==> flow/design.v <==
module my_fifo #(
                   parameter DATA_W           = 128      ,         
                   parameter DEPTH            = 16     ,         
                   parameter UPP_TH           = 4      ,         
                   parameter LOW_TH           = 2                
                )
                (
                   input                   clk         ,         
                   input                   rstn        ,         
                   input                   i_wren      ,         
                   input  [DATA_W - 1 : 0] i_wrdata    ,         
                   output                  o_alm_full  ,         
                   output                  o_full      ,         
                   input                   i_rden      ,         
                   output [DATA_W - 1 : 0] o_rddata    ,         
                   output                  o_alm_empty ,         
                   output                  o_empty               
                );
logic [DATA_W - 1        : 0] data_rg [DEPTH] ;         
logic [$clog2(DEPTH) - 1 : 0] wrptr_rg        ;         
logic [$clog2(DEPTH) - 1 : 0] rdptr_rg        ;         
logic [$clog2(DEPTH)     : 0] dcount_rg       ;         
logic                         wren_s          ;         
logic                         rden_s          ;         
logic                         full_s          ;         
logic                         empty_s         ;         
always @ (posedge clk) begin
   if (!rstn) begin      
      for (int i = 0; i < DEPTH; i++) begin
         data_rg[i] <= '0 ;
      end
      wrptr_rg  <= 0              ;
      rdptr_rg  <= 0              ;      
      dcount_rg <= 0              ;
   end
   else begin   
      if (wren_s) begin                          
         data_rg [wrptr_rg] <= i_wrdata ;         
         if (wrptr_rg == DEPTH - 1) begin
            wrptr_rg <= 0               ;         
         end
         else begin
            wrptr_rg <= wrptr_rg + 1    ;         
         end
      end
      if (rden_s) begin         
         if (rdptr_rg == DEPTH - 1) begin
            rdptr_rg <= 0               ;         
         end
         else begin
            rdptr_rg <= rdptr_rg + 1    ;         
         end
      end
      if (wren_s && !rden_s) begin                
         dcount_rg <= dcount_rg + 1 ;
      end                    
      else if (!wren_s && rden_s) begin           
         dcount_rg <= dcount_rg - 1 ;         
      end
   end
end
assign full_s      = (dcount_rg == DEPTH) ? 1'b1 : 0                ; 
assign empty_s     = (dcount_rg == 0    ) ? 1'b1 : 0                ;
assign wren_s      = i_wren & !full_s                               ;  
assign rden_s      = i_rden & !empty_s                              ;
assign o_full      = full_s                          ;
assign o_empty     = empty_s                                        ;
assign o_alm_full  = ((dcount_rg > UPP_TH) ? 1'b1 : 0)              ;
assign o_alm_empty = (dcount_rg < LOW_TH) ? 1'b1 : 0                ;  
assign o_rddata    = data_rg [rdptr_rg]                             ;   
endmodule
Reports on my_fifo
What the tools print for my_fifo, step after step.
Lines are those of the file above, counted from 1.
Library cell names are shortened.
Not given: n/a
- design top: my_fifo
- clock: clk
- cell library: sky130hd
- corner: tt_025C_1v80

Word-level counts
Source: Yosys, flattened and elaborated, memories not mapped. Widths are those after wreduce. Print and check cells do not count. Equal cells are merged and count once.
Yosys's memory passes give these memory sizes; they may raise the number of words (mostly to a power of two), join words into wider ones and drop unused or constant bits.
- noted elaborated cells: 40
- register bits: 13
- noted bits in writable memories: 2048
- output and inout port bits at 132
- noted memory cells: 1
- noted input bits: 132
- memory list (memory ; words ; bits a word ; line ; text):
    data_rg ; 16 ; 128 ; 19 ; logic [DATA_W - 1        : 0] data_rg [DEPTH] ;
- equality and inequality tests at 3
- add/sub/neg operators: 4
- noted multiplexer cells: 17
- reduce/logical cells at 8
- noted bitwise logic cells: 2
- magnitude comparators: 2
- operator list (operator ; count):
    128-bit two-way mux ; 2
    4-bit two-way mux ; 6
    5-bit two-way mux ; 2
    4-bit by 1-bit adder with 4-bit output with constant B ; 2
    4-bit == test with constant B ; 2
    1-bit two-way mux ; 7
    5-bit by 1-bit adder with 5-bit output with constant B ; 1
    5-bit by 1-bit subtractor with 5-bit output with constant B ; 1
    5-bit by 2-bit < comparator with 1-bit output with constant B ; 1
    5-bit by 3-bit greater-than comparator with 1-bit output with constant B ; 1
    5-bit == test with constant B ; 1
    5-bit logical NOT ; 1
    1-bit logical NOT ; 4
    1-bit AND ; 2
    1-bit logical AND ; 2
    2-bit nonzero test ; 1

Longest topological paths
Longest topological path by Yosys (ltp), each cell counted once; first at word level (registers and memories cut), then after technology mapping (sequential cells cut; the memories' decode and read muxes count).
- depth in word-level cells at 8
- ABC_AREA at 0
- noted mapped depth: 12
- gate-level depth less buffers: 10

After synthesis
Source: synth_stat.txt of the flow (Yosys; design flattened, memories mapped). It holds for the ABC_AREA given above (unset counts as 0); a run with the other value may have another netlist.
- area of sequential cells at 61839.3 sq um
- flip-flops at 2065
- noted buffers: 532
- standard cells after synthesis at 5677
- mapped area: 91965.7 sq um
- cell types (cell type ; count ; area in all (sq um)):
    edfxtp_1 ; 2048 ; 6.15E+04
    and2_1 ; 2051 ; 1.28E+04
    mux4_2 ; 512 ; 1.15E+04
    a22oi_1 ; 216 ; 1.62E+03
    clkbuf_1 ; 323 ; 1.21E+03
    buf_4 ; 100 ; 750.72
    nand2_1 ; 125 ; 469.2
    buf_2 ; 78 ; 390.374
    dfxtp_1 ; 17 ; 340.326
    o22ai_1 ; 40 ; 250.24
    nor2_1 ; 37 ; 138.883
    nand2b_1 ; 22 ; 137.632
    buf_6 ; 10 ; 112.608
    ha_1 ; 9 ; 112.608
    nor3_2 ; 8 ; 80.077
    buf_1 ; 21 ; 78.826
    nor4_2 ; 4 ; 50.048
    a21oi_1 ; 8 ; 40.038
Other cell types: 22; their cells: 48.

Path before layout
OpenSTA on the mapped netlist: ideal clock, no wires. The path of least setup slack (recovery checks aside). Input and output delay are each 20% of the period. Register names are those of the netlist, which keeps one name where synthesis merged equal registers.
- kind: input to register
- from: in rstn
- to: mem data_rg[2][0]
- delay of the path: 4564 ps
- input delay at 900 ps
- library setup time at 510 ps
- required time at 3990 ps
- path buffers at 2
- time at the first pin: 900 ps
- data arrival time: 4954 ps
- slack at -964 ps
- noted period: 4500 ps
- stages on the path at 5
- synthesis period reached at 5464 ps
"delay of the path" is the arrival time less input delay plus setup time.
"stages on the path": output pins that drive a net of the path, with the launching flip-flop's if there is one; two outputs of one cell count as two.
"synthesis period reached" is the clock period less the worst setup slack; recovery checks do not enter. This is arithmetic on one report: input and output delays are still those of the set period (20% each).
Between the ends stands the longest chain of elaborated cells between them, by number of cells; it is not shown to be the way that was timed. Of several equally long chains one is given.
Each line given opens the expression or statement behind the cell; cells for indexed reads and writes are added by Yosys, which also makes memories of some case tables.
Only ways into the end's enable, where the timed path ends, are counted here.
- path through: clkbuf_1 > nand2_1 > nor4_2 > buf_2 > nand2b_1
- length of the longest elaborated chain at 1
- elaborated cells between the ends (all ways) at 3
- RTL lines with such cells at 1
- those cells by class: mux (3)
- ends and longest elaborated chain, post-synthesis (element ; line ; text):
    start: declaration ; 9 ; input                   rstn        ,
    4-bit two-way mux ; 28 ; if (!rstn) begin
    end: declaration ; 19 ; logic [DATA_W - 1        : 0] data_rg [DEPTH] ;

Worst path after layout
From the final timing report of entry B: the path of least setup slack in the routed layout; clock arrival at registers is part of the times.
The report prints the path's times to 10 ps; the period is as set.
- kind: register to output
- from: reg (name not given)
- to: out o_rddata[49]
- noted period: 3450 ps
- data arrival time: 3030 ps
- time at the first pin: 840 ps
- external output delay: 690 ps
- required time at 2760 ps
- slack at -270 ps
- path buffers at 8
- stages on the path at 12
- path through: dfxtp_4 > buf_12 > buf_12 > buf_12 > buf_16 > buf_8 > buf_6 > buf_6 > mux4_2 > a22oi_2 > nand2_1 > buf_2
- ends and longest elaborated chain, post-layout (element ; line ; text):
    end: declaration ; 15 ; output [DATA_W - 1 : 0] o_rddata    ,
Chain of elaborated cells between the ends: none given.

3 stored runs of my_fifo in the flow (synthesis by Yosys, layout by OpenROAD, sky130hd cells), in arbitrary order. Constraints: input delay and output delay 20% of the set period each, output load 0.01 pF.
"clock period achieved" is the run's clock period less its worst setup slack. It is reckoned from that one timing run; input and output delays stay at 20% of the period that was set.
"critical setup path time": the worst setup path's part of the clock period (all of it between registers, 20% less for each end at a port) less its slack. A launch clock that arrives late makes it longer, a capture clock that arrives late makes it shorter.
By "power" is meant OpenSTA's value without simulated activity: inputs other than the clock are taken to toggle once in ten clock periods, and the tool carries that through the logic.
"critical setup path time" is given in steps of 10 ps.

Entry A
Settings were ABC_AREA = 1; CELL_PAD_IN_SITES_DETAIL_PLACEMENT = 0; CELL_PAD_IN_SITES_GLOBAL_PLACEMENT = 1; CORE_ASPECT_RATIO = 0.75; CORE_UTILIZATION = 69; CTS_CLUSTER_SIZE = 78; GPL_ROUTABILITY_DRIVEN = 1; HOLD_SLACK_MARGIN = 0.26; MIN_ROUTING_LAYER = met2; PLACE_DENSITY_LB_ADDON = 0.0; SETUP_SLACK_MARGIN = 0.28; period_ns = 3.45; CAP_MARGIN = 20; CORE_MARGIN = 2; SLEW_MARGIN = 20
- did not finish, placement stopped with FLW-0024

Entry B
Settings were CELL_PAD_IN_SITES_DETAIL_PLACEMENT = 0; CORE_ASPECT_RATIO = 0.75; CORE_UTILIZATION = 69; GPL_ROUTABILITY_DRIVEN = 1; SETUP_SLACK_MARGIN = 0.28; period_ns = 3.45; CAP_MARGIN = 20; CORE_MARGIN = 2; SLEW_MARGIN = 20
- noted the clock period achieved: 3716 ps
- netlist area reported by Yosys: 91965.7 sq um
- noted the final utilization: 0.823
- noted the smallest hold slack: 369 ps
- noted the die size: 136252.0 sq um
- noted the power: 64.137 mW
- noted the critical setup path time: 3030 ps
- kind of the worst setup path: register to output
- setup TNS: -14600 ps
- std-cell area (final layout) at 108364.0 sq um
- lowest setup slack at -266 ps

Entry C
Settings were CAP_MARGIN = 15; CELL_PAD_IN_SITES_DETAIL_PLACEMENT = 1; CORE_ASPECT_RATIO = 1.28; CORE_MARGIN = 5; CORE_UTILIZATION = 45; HOLD_SLACK_MARGIN = -0.09; MAX_ROUTING_LAYER = met4; PLACE_DENSITY_LB_ADDON = 0.07; period_ns = 3.72; SLEW_MARGIN = 20
- noted the clock period achieved: 3756 ps
- netlist area reported by Yosys: 91965.7 sq um
- noted the final utilization: 0.54
- noted the smallest hold slack: 316 ps
- noted the die size: 213580.0 sq um
- noted the power: 61.468 mW
- noted the critical setup path time: 3010 ps
- kind of the worst setup path: register to output
- setup TNS: -167 ps
- std-cell area (final layout) at 109709.0 sq um
- lowest setup slack at -36 ps
